==> flow/design.v <==
`timescale 1ns/1ps
module s_axil_register # (
    parameter   S_AXI_ADDR_WIDTH = 6,
                S_AXI_DATA_WIDTH = 32
)
(   
    input                                   ACLK    ,
    input                                   ARESET  ,
    input   [S_AXI_ADDR_WIDTH-1 : 0]        AWADDR  ,
    input                                   AWVALID ,
    output                                  AWREADY ,
    input   [S_AXI_DATA_WIDTH-1 : 0]        WDATA   ,
    input                                   WVALID  ,
    output                                  WREADY  ,
    input   [S_AXI_DATA_WIDTH/8-1 : 0]      WSTRB   ,
    output  [1 : 0]                         BRESP   ,
    output                                  BVALID  ,
    input                                   BREADY  ,
    input   [S_AXI_ADDR_WIDTH-1 : 0]        ARADDR  ,
    input                                   ARVALID ,
    output                                  ARREADY ,
    output  [S_AXI_DATA_WIDTH-1 : 0]        RDATA   ,
    output  [1 : 0]                         RRESP   ,
    output                                  RVALID  ,
    input                                   RREADY
);  
    localparam  ADDR_REG_0 = 'h00, ADDR_REG_8 = 'h20,
                ADDR_REG_1 = 'h04, ADDR_REG_9 = 'h24,
                ADDR_REG_2 = 'h08, ADDR_REG_A = 'h28,
                ADDR_REG_3 = 'h0C, ADDR_REG_B = 'h2C,
                ADDR_REG_4 = 'h10, ADDR_REG_C = 'h30,
                ADDR_REG_5 = 'h14, ADDR_REG_D = 'h34,
                ADDR_REG_6 = 'h18, ADDR_REG_E = 'h38,
                ADDR_REG_7 = 'h1C, ADDR_REG_F = 'h3C;
    reg     [S_AXI_DATA_WIDTH-1 : 0]    registers [0 : 15];
    localparam  ST_AW_IDLE = 2'd0,       
                ST_AW_PREP = 2'd1,       
                ST_AW_WAIT = 2'd2,       
                ST_AW_DONE = 2'd3;       
    reg     [1 : 0]                     aw_state, aw_next;   
    reg     [S_AXI_ADDR_WIDTH-1 : 0]    aw_reg;              
    wire                                aw_hs;               
    reg                                 aw_hs_flag;          
    wire                                aw_w_hs_flag;        
    always @ (posedge ACLK) begin
        if (ARESET)     aw_state <= ST_AW_IDLE;
        else            aw_state <= aw_next;
    end
    always @ (*) begin
        aw_next = aw_state;
        case (aw_state)
            ST_AW_IDLE : if (AWVALID)       aw_next = ST_AW_PREP; 
                         else               aw_next = ST_AW_IDLE;
            ST_AW_PREP :                    aw_next = ST_AW_WAIT;
            ST_AW_WAIT : if (aw_w_hs_flag)  aw_next = ST_AW_DONE;
                         else               aw_next = ST_AW_WAIT;
            ST_AW_DONE :                    aw_next = ST_AW_IDLE;
            default    :                    aw_next = ST_AW_IDLE;
        endcase
    end
    assign aw_hs   = (AWVALID & AWREADY);        
    assign AWREADY = (aw_state == ST_AW_IDLE);   
    always @ (posedge ACLK) begin
        if      (ARESET)        aw_reg <= 'h0;
        else if (aw_hs)         aw_reg <= AWADDR;
    end
    always @ (posedge ACLK) begin
        if      (ARESET)                    aw_hs_flag <= 1'b0;
        else if (aw_hs)                     aw_hs_flag <= 1'b1;
        else if (aw_state == ST_AW_DONE)    aw_hs_flag <= 1'b0;
    end
    localparam  ST_W_IDLE = 3'd0,    
                ST_W_PREP = 3'd1,    
                ST_W_WAIT = 3'd2,    
                ST_W_RESP = 3'd3,    
                ST_W_DONE = 3'd4;    
    reg     [2 : 0]                     w_state, w_next;     
    reg     [S_AXI_DATA_WIDTH-1 : 0]    w_reg;               
    wire    [S_AXI_DATA_WIDTH-1 : 0]    w_mask;              
    reg     [S_AXI_DATA_WIDTH-1 : 0]    w_mask_reg;          
    wire                                w_hs;                
    reg                                 w_hs_flag;           
    always @ (posedge ACLK) begin
        if (ARESET)     w_state <= ST_W_IDLE;
        else            w_state <= w_next;
    end
    always @ (*) begin
        w_next = w_state;
        case (w_state)
            ST_W_IDLE : if (WVALID)         w_next = ST_W_PREP;
                        else                w_next = ST_W_IDLE;
            ST_W_PREP :                     w_next = ST_W_WAIT;
            ST_W_WAIT : if (aw_w_hs_flag)   w_next = ST_W_RESP;
                        else                w_next = ST_W_WAIT;
            ST_W_RESP : if (BREADY)         w_next = ST_W_DONE;
                        else                w_next = ST_W_RESP;
            ST_W_DONE :                     w_next = ST_W_IDLE;
            default   :                     w_next = ST_W_IDLE;
        endcase
    end
    assign w_hs   = (WVALID & WREADY);               
    assign WREADY = (w_state == ST_W_IDLE);          
    assign BVALID = (w_state == ST_W_RESP);          
    assign BRESP  = 2'b00;                           
    assign aw_w_hs_flag = aw_hs_flag & w_hs_flag;    
    assign w_mask  = { {8{WSTRB[3]}}, {8{WSTRB[2]}}, {8{WSTRB[1]}}, {8{WSTRB[0]}} };     
    always @ (posedge ACLK) begin
        if      (ARESET)                w_reg <= 'h0;
        else if (w_hs)                  w_reg <= (WDATA & w_mask);
    end
    always @ (posedge ACLK) begin
        if      (ARESET)                w_mask_reg <= 'h0;
        else if (w_hs)                  w_mask_reg <= w_mask;
    end
    always @ (posedge ACLK) begin
        if      (ARESET)                w_hs_flag <= 1'b0;
        else if (w_hs)                  w_hs_flag <= 1'b1;
        else if (w_state == ST_W_RESP)  w_hs_flag <= 1'b0;
    end
    integer i;
    always @ (posedge ACLK) begin
        if (ARESET) begin
            for (i = 0; i < 16; i = i + 1) registers[i] <= 'h0;
        end
        else if (aw_w_hs_flag) begin
            case (aw_reg)
                ADDR_REG_0 : registers[0]  <= w_reg | (registers[0]  & ~w_mask_reg);
                ADDR_REG_1 : registers[1]  <= w_reg | (registers[1]  & ~w_mask_reg);
                ADDR_REG_2 : registers[2]  <= w_reg | (registers[2]  & ~w_mask_reg);
                ADDR_REG_3 : registers[3]  <= w_reg | (registers[3]  & ~w_mask_reg);
                ADDR_REG_4 : registers[4]  <= w_reg | (registers[4]  & ~w_mask_reg);
                ADDR_REG_5 : registers[5]  <= w_reg | (registers[5]  & ~w_mask_reg);
                ADDR_REG_6 : registers[6]  <= w_reg | (registers[6]  & ~w_mask_reg);
                ADDR_REG_7 : registers[7]  <= w_reg | (registers[7]  & ~w_mask_reg);
                ADDR_REG_8 : registers[8]  <= w_reg | (registers[8]  & ~w_mask_reg);
                ADDR_REG_9 : registers[9]  <= w_reg | (registers[9]  & ~w_mask_reg);
                ADDR_REG_A : registers[10] <= w_reg | (registers[10] & ~w_mask_reg);
                ADDR_REG_B : registers[11] <= w_reg | (registers[11] & ~w_mask_reg);
                ADDR_REG_C : registers[12] <= w_reg | (registers[12] & ~w_mask_reg);
                ADDR_REG_D : registers[13] <= w_reg | (registers[13] & ~w_mask_reg);
                ADDR_REG_E : registers[14] <= w_reg | (registers[14] & ~w_mask_reg);
                ADDR_REG_F : registers[15] <= w_reg | (registers[15] & ~w_mask_reg);
            endcase
        end
    end
    localparam  ST_R_IDLE = 2'd0,    
                ST_R_PREP = 2'd1,    
                ST_R_DATA = 2'd2,    
                ST_R_DONE = 2'd3;    
    reg     [1 : 0]                     r_state, r_next;     
    reg     [S_AXI_ADDR_WIDTH-1 : 0]    ar_reg;              
    wire                                ar_hs;               
    reg     [S_AXI_DATA_WIDTH-1 : 0]    r_reg;               
    always @ (posedge ACLK) begin
        if (ARESET)     r_state <= ST_R_IDLE;
        else            r_state <= r_next;
    end
    always @ (*) begin
        r_next = r_state;
        case (r_state)
            ST_R_IDLE : if (ARVALID)    r_next = ST_R_PREP;
                        else            r_next = ST_R_IDLE;
            ST_R_PREP :                 r_next = ST_R_DATA;
            ST_R_DATA : if (RREADY)     r_next = ST_R_DONE;
                        else            r_next = ST_R_DATA;
            ST_R_DONE :                 r_next = ST_R_IDLE;
            default   :                 r_next = ST_R_IDLE;
        endcase
    end
    assign ar_hs   = (ARREADY & ARVALID);        
    assign ARREADY = (r_state == ST_R_IDLE);     
    assign RVALID  = (r_state == ST_R_DATA);     
    assign RRESP   = 2'b00;                      
    assign RDATA   = r_reg;                      
    always @ (posedge ACLK) begin
        if      (ARESET)    ar_reg <= 'h0;
        else if (ar_hs)     ar_reg <= ARADDR;
    end
    always @ (posedge ACLK) begin
        if (ARESET) 
            r_reg <= 'h0;
        else begin
            case (ar_reg)
                ADDR_REG_0 : r_reg <= registers[0];
                ADDR_REG_1 : r_reg <= registers[1];
                ADDR_REG_2 : r_reg <= registers[2];
                ADDR_REG_3 : r_reg <= registers[3];
                ADDR_REG_4 : r_reg <= registers[4];
                ADDR_REG_5 : r_reg <= registers[5];
                ADDR_REG_6 : r_reg <= registers[6];
                ADDR_REG_7 : r_reg <= registers[7];
                ADDR_REG_8 : r_reg <= registers[8];
                ADDR_REG_9 : r_reg <= registers[9];
                ADDR_REG_A : r_reg <= registers[10];
                ADDR_REG_B : r_reg <= registers[11];
                ADDR_REG_C : r_reg <= registers[12];
                ADDR_REG_D : r_reg <= registers[13];
                ADDR_REG_E : r_reg <= registers[14];
                ADDR_REG_F : r_reg <= registers[15];
            endcase
        end
    end
endmodule
==> Reports on s_axil_register <==
Tool output for the design above, in the order of the flow.
Line numbers count from 1 in the design file above.
Operators carry their Yosys type and port widths (W data, S select, Z words).
Library cell names are shortened.
{ "setup": {"top_module": "s_axil_register", "clock_port": "ACLK", "library": "sky130hd", "lib_corner": "tt_025C_1v80"} }

==> Elaborated design <==
Counts by Yosys on the flattened word-level netlist (proc, flatten, opt, wreduce). Print and check cells are left out.
{ "word_totals": {"ff_bits": 622, "latchBits": 0, "ram_bits": 0, "romBits": 0, "clocked_rd_ports_x_width": 0, "memories": 0, "in_bits": 55, "out_inout_bits": 41} }
{ "op_classes": {"addsub": 0, "mul": 0, "div": 0, "compare": 0, "eq_ne": 39, "shift": 0, "mux": 15, "bitwise": 38, "reduce_and_logical": 24} }
{ "ops": {"columns": ["operator", "n"], "rows": [
  ["$and A32 B32 Y32", 17],
  ["$or A32 B32 Y32", 16],
  ["$pmux W32 S16", 1],
  ["$eq A6 B6 Y1 const B", 16],
  ["$eq A6 B5 Y1 const B", 8],
  ["$reduce_and A2 Y1", 16],
  ["$not A32 Y32", 1],
  ["$eq A6 B4 Y1 const B", 4],
  ["$reduce_bool A16 Y1", 1],
  ["$pmux W2 S4", 2],
  ["$eq A6 B3 Y1 const B", 2],
  ["$logic_not A6 Y1", 2],
  ["$pmux W3 S4", 1],
  ["$mux W1", 10],
  ["$eq A2 B2 Y1 const B", 4],
  ["$eq A3 B2 Y1 const B", 2],
  ["$and A1 B1 Y1", 4],
  ["$eq A2 B1 Y1 const B", 2],
  ["$logic_not A2 Y1", 2],
  ["$reduce_bool A2 Y1", 2],
  ["$eq A3 B1 Y1 const B", 1],
  ["$logic_not A3 Y1", 1],
  ["$mux W3", 1]
]} }

==> Longest topological paths <==
Depth = most cells in a row (Yosys ltp): at word level without a register or memory, in the mapped netlist without a sequential cell, where the memories' decode and read muxes count.
{ "logic_depth": {"depth_word": 3, "abc_area": 0, "ltp_mapped": 8} }

==> Mapped cells and area <==
The flow's flattened synthesis, as Yosys stat reports it; memories are mapped. The netlist is that of the ABC_AREA named above (0 if unset); the other value can give another one.
Totals and module areas in this step are rounded.
{ "by_type": {"columns": ["cell", "n", "type_area_um2"], "rows": [
  ["dfxtp_1", 607, 1.22E+04],
  ["a22oi_1", 580, 4.35E+03],
  ["nor2_1", 562, 2.11E+03],
  ["clkbuf_1", 209, 784.502],
  ["mux4_2", 27, 608.083],
  ["nand2_1", 151, 566.794],
  ["mux2i_1", 45, 450.432],
  ["a21oi_1", 74, 370.355],
  ["nand3_1", 68, 340.326],
  ["buf_2", 45, 225.216],
  ["a221oi_1", 18, 157.651],
  ["and3_1", 21, 131.376],
  ["nor3_1", 22, 110.106],
  ["mux2_2", 9, 101.347],
  ["a22o_1", 11, 96.342],
  ["a222oi_1", 9, 90.086],
  ["o21ai_0", 18, 90.086],
  ["buf_4", 11, 82.579]
]} }
Not listed: further types 46, cells in them 167.
{ "synth_totals": {"stdcells": 2654, "mapped_area_um2": 24000, "seq_area_um2": 12000, "ff_cells": 607, "buf_cells": 272} }

==> Timing after synthesis <==
Path of least setup slack by OpenSTA after synthesis, without wires, with an ideal clock, recovery checks aside; 20% of the period is set as input and as output delay. Where synthesis merged equal registers, the netlist keeps one of their names.
{ "synth_path": {"kind": "reg2reg", "from": "register ar_reg[5]", "to": "register r_reg[23]", "tclk_ps": 3500, "setup_time_ps": 88, "launch_ps": 0, "arrival_ps": 1914, "t_required_ps": 3412, "path_slack_ps": 1497, "path_delay_ps": 2002, "path_stages": 9, "n_path_buf": 3, "synth_period_reached_ps": 2003} }
"path_delay_ps" is the arrival time less input delay plus setup time.
"path_stages": output pins that drive a net of the path, with the launching flip-flop's if there is one; two outputs of one cell count as two.
"synth_period_reached_ps" = period - worst setup slack (recovery checks aside). The figure is calculated, with input and output delays left at 20% of the set period.
Between the ends stands the longest chain of elaborated cells between them, by number of cells; it is not shown to be the way that was timed. Of several equally long chains one is given.
A line is the first line of the expression or statement that the cell stems from. Yosys adds cells for indexed reads and writes and turns some case tables into memories.
A register here has more assigning lines than the two given.
{ "synth_via": {"path_cell_list": "dfxtp_1 > buf_6 > or4b_1 > buf_4 > nor3_4 > buf_6 > a22oi_1 > and3_1 > a311oi_2", "elab_chain_len": 2, "cells_between": 18, "lines_between": 1, "cone_classes": "15 x eq/ne; 1 x mux; 2 x reduce/logical"} }
{ "synth_rtl": {"columns": ["item", "line", "source"], "rows": [
  ["start, declared", 151, "reg     [S_AXI_ADDR_WIDTH-1 : 0]    ar_reg;"],
  ["start, assigned", 176, "if      (ARESET)    ar_reg <= 'h0;"],
  ["start, assigned", 177, "else if (ar_hs)     ar_reg <= ARADDR;"],
  ["$eq A6 B6 Y1", 183, "case (ar_reg)"],
  ["$pmux W32 S16", 183, null],
  ["end, assigned", 184, "ADDR_REG_0 : r_reg <= registers[0];"],
  ["end, assigned", 185, "ADDR_REG_1 : r_reg <= registers[1];"],
  ["end, declared", 153, "reg     [S_AXI_DATA_WIDTH-1 : 0]    r_reg;"]
]} }

==> Worst path after layout <==
From the final timing report of run 1: the path of least setup slack in the routed layout; clock arrival at registers is part of the times.
The path's times are printed in steps of 10 ps; the period is the one set.
{ "layout_path": {"kind": "reg2reg", "from": "register ar_reg[3]", "to": "register r_reg[17]", "tclk_ps": 2340, "setup_time_ps": 150, "launch_ps": 620, "arrival_ps": 2890, "t_required_ps": 2830, "path_slack_ps": -60, "path_stages": 8, "n_path_buf": 4} }
Between the ends stands the longest chain of elaborated cells between them, by number of cells; it is not shown to be the way that was timed. Of several equally long chains one is given.
A register here has more assigning lines than the two given.
{ "layout_via": {"path_cell_list": "dfxtp_2 > buf_8 > buf_12 > buf_6 > buf_8 > o2bb2ai_1 > a2111oi_2 > a311oi_1", "elab_chain_len": 2, "cells_between": 18, "lines_between": 1, "cone_classes": "15 x eq/ne; 1 x mux; 2 x reduce/logical"} }
{ "layout_rtl": {"columns": ["item", "line", "source"], "rows": [
  ["start, declared", 151, "reg     [S_AXI_ADDR_WIDTH-1 : 0]    ar_reg;"],
  ["start, assigned", 176, "if      (ARESET)    ar_reg <= 'h0;"],
  ["start, assigned", 177, "else if (ar_hs)     ar_reg <= ARADDR;"],
  ["$eq A6 B6 Y1", 183, "case (ar_reg)"],
  ["$pmux W32 S16", 183, null],
  ["end, assigned", 184, "ADDR_REG_0 : r_reg <= registers[0];"],
  ["end, assigned", 185, "ADDR_REG_1 : r_reg <= registers[1];"],
  ["end, declared", 153, "reg     [S_AXI_DATA_WIDTH-1 : 0]    r_reg;"]
]} }

## Implementation results

Design s_axil_register on sky130hd. What follows are 5 stored runs of the flow, each under its own settings; their order means nothing. The constraints put input and output delay at 20% of the set period each and load the outputs with 0.01 pF.
By "period_reached_ps" is meant the clock period of the run minus its worst setup slack. This is arithmetic on one report: input and output delays are still those of the set period (20% each).
"timing.worst_path_ps" means the part of the period allowed to the worst setup path (the constraints hold back 20% at inputs and 20% at outputs) less its slack; where the path has registers, the arrival times of their clocks count too.
"total_power_mw": no workload was simulated; the value follows from the tool's default switching activity.
"timing.worst_path_ps" is known to 10 ps.
Values from the reports are rounded here.
[
  {
    "run": "run 1",
    "settings": { "CORE_ASPECT_RATIO": 0.73, "CORE_MARGIN": 9, "CORE_UTILIZATION": 50, "CTS_CLUSTER_DIAMETER": 170, "GPL_ROUTABILITY_DRIVEN": 0, "GPL_TIMING_DRIVEN": 0, "PLACE_DENSITY_LB_ADDON": 0.02, "SLEW_MARGIN": 30, "period_ns": 2.34, "CAP_MARGIN": 20 },
    "results": { "die_footprint_um2": 57000, "timing.worst_path_ps": 2400, "worstPathKind": "reg2reg", "total_power_mw": 22, "setup_worst_slack_ps": -58, "yosys.chip_area_um2": 24000, "holdWs_ps": 180, "period_reached_ps": 2398, "layout_utilization_pct": 61, "final_setup_tns_ps": -350 }
  },
  {
    "run": "run 2",
    "settings": { "CAP_MARGIN": 25, "CORE_ASPECT_RATIO": 0.73, "CORE_MARGIN": 9, "CORE_UTILIZATION": 50, "CTS_CLUSTER_DIAMETER": 170, "GPL_ROUTABILITY_DRIVEN": 0, "GPL_TIMING_DRIVEN": 1, "PLACE_DENSITY_LB_ADDON": 0.02, "SETUP_SLACK_MARGIN": 0.4, "SLEW_MARGIN": 30, "period_ns": 2.34 },
    "results": { "final_setup_tns_ps": 0, "holdWs_ps": 200, "yosys.chip_area_um2": 24000, "die_footprint_um2": 57000, "total_power_mw": 22, "layout_utilization_pct": 66, "setup_worst_slack_ps": 160, "period_reached_ps": 2179, "timing.worst_path_ps": 2180, "worstPathKind": "reg2reg" }
  },
  {
    "run": "run 3",
    "settings": { "CORE_ASPECT_RATIO": 1.52, "CORE_UTILIZATION": 40, "CTS_CLUSTER_DIAMETER": 170, "PLACE_DENSITY": 0.6, "period_ns": 2.21, "CAP_MARGIN": 20, "CORE_MARGIN": 2, "SLEW_MARGIN": 20 },
    "results": { "total_power_mw": 23, "setup_worst_slack_ps": 14, "final_setup_tns_ps": 0, "period_reached_ps": 2196, "yosys.chip_area_um2": 24000, "die_footprint_um2": 62000, "holdWs_ps": 170, "layout_utilization_pct": 48, "timing.worst_path_ps": 2200, "worstPathKind": "reg2reg" }
  },
  {
    "run": "run 4",
    "settings": { "ABC_AREA": 1, "CELL_PAD_IN_SITES_GLOBAL_PLACEMENT": 1, "CORE_ASPECT_RATIO": 0.53, "CTS_CLUSTER_DIAMETER": 310, "GPL_ROUTABILITY_DRIVEN": 0, "GPL_TIMING_DRIVEN": 0, "MAX_ROUTING_LAYER": "met4", "MIN_ROUTING_LAYER": "met2", "PLACE_DENSITY_LB_ADDON": 0.08, "SETUP_SLACK_MARGIN": 0.15, "TNS_END_PERCENT": 15, "period_ns": 3.5, "CAP_MARGIN": 20, "CORE_MARGIN": 2, "CORE_UTILIZATION": 40, "SLEW_MARGIN": 20 },
    "outcome": "unfinished; error GRT-0116 in routing"
  },
  {
    "run": "run 5",
    "settings": { "ABC_AREA": 1, "CELL_PAD_IN_SITES_GLOBAL_PLACEMENT": 2, "CORE_ASPECT_RATIO": 0.53, "CORE_MARGIN": 6, "CTS_CLUSTER_DIAMETER": 310, "GPL_ROUTABILITY_DRIVEN": 0, "GPL_TIMING_DRIVEN": 0, "MAX_ROUTING_LAYER": "met4", "MIN_ROUTING_LAYER": "met2", "PLACE_DENSITY_LB_ADDON": 0.08, "SETUP_SLACK_MARGIN": 0.15, "SLEW_MARGIN": 10, "TNS_END_PERCENT": 15, "period_ns": 3.5, "CAP_MARGIN": 20, "CORE_UTILIZATION": 40 },
    "outcome": "unfinished; error GRT-0116 in routing"
  }
]
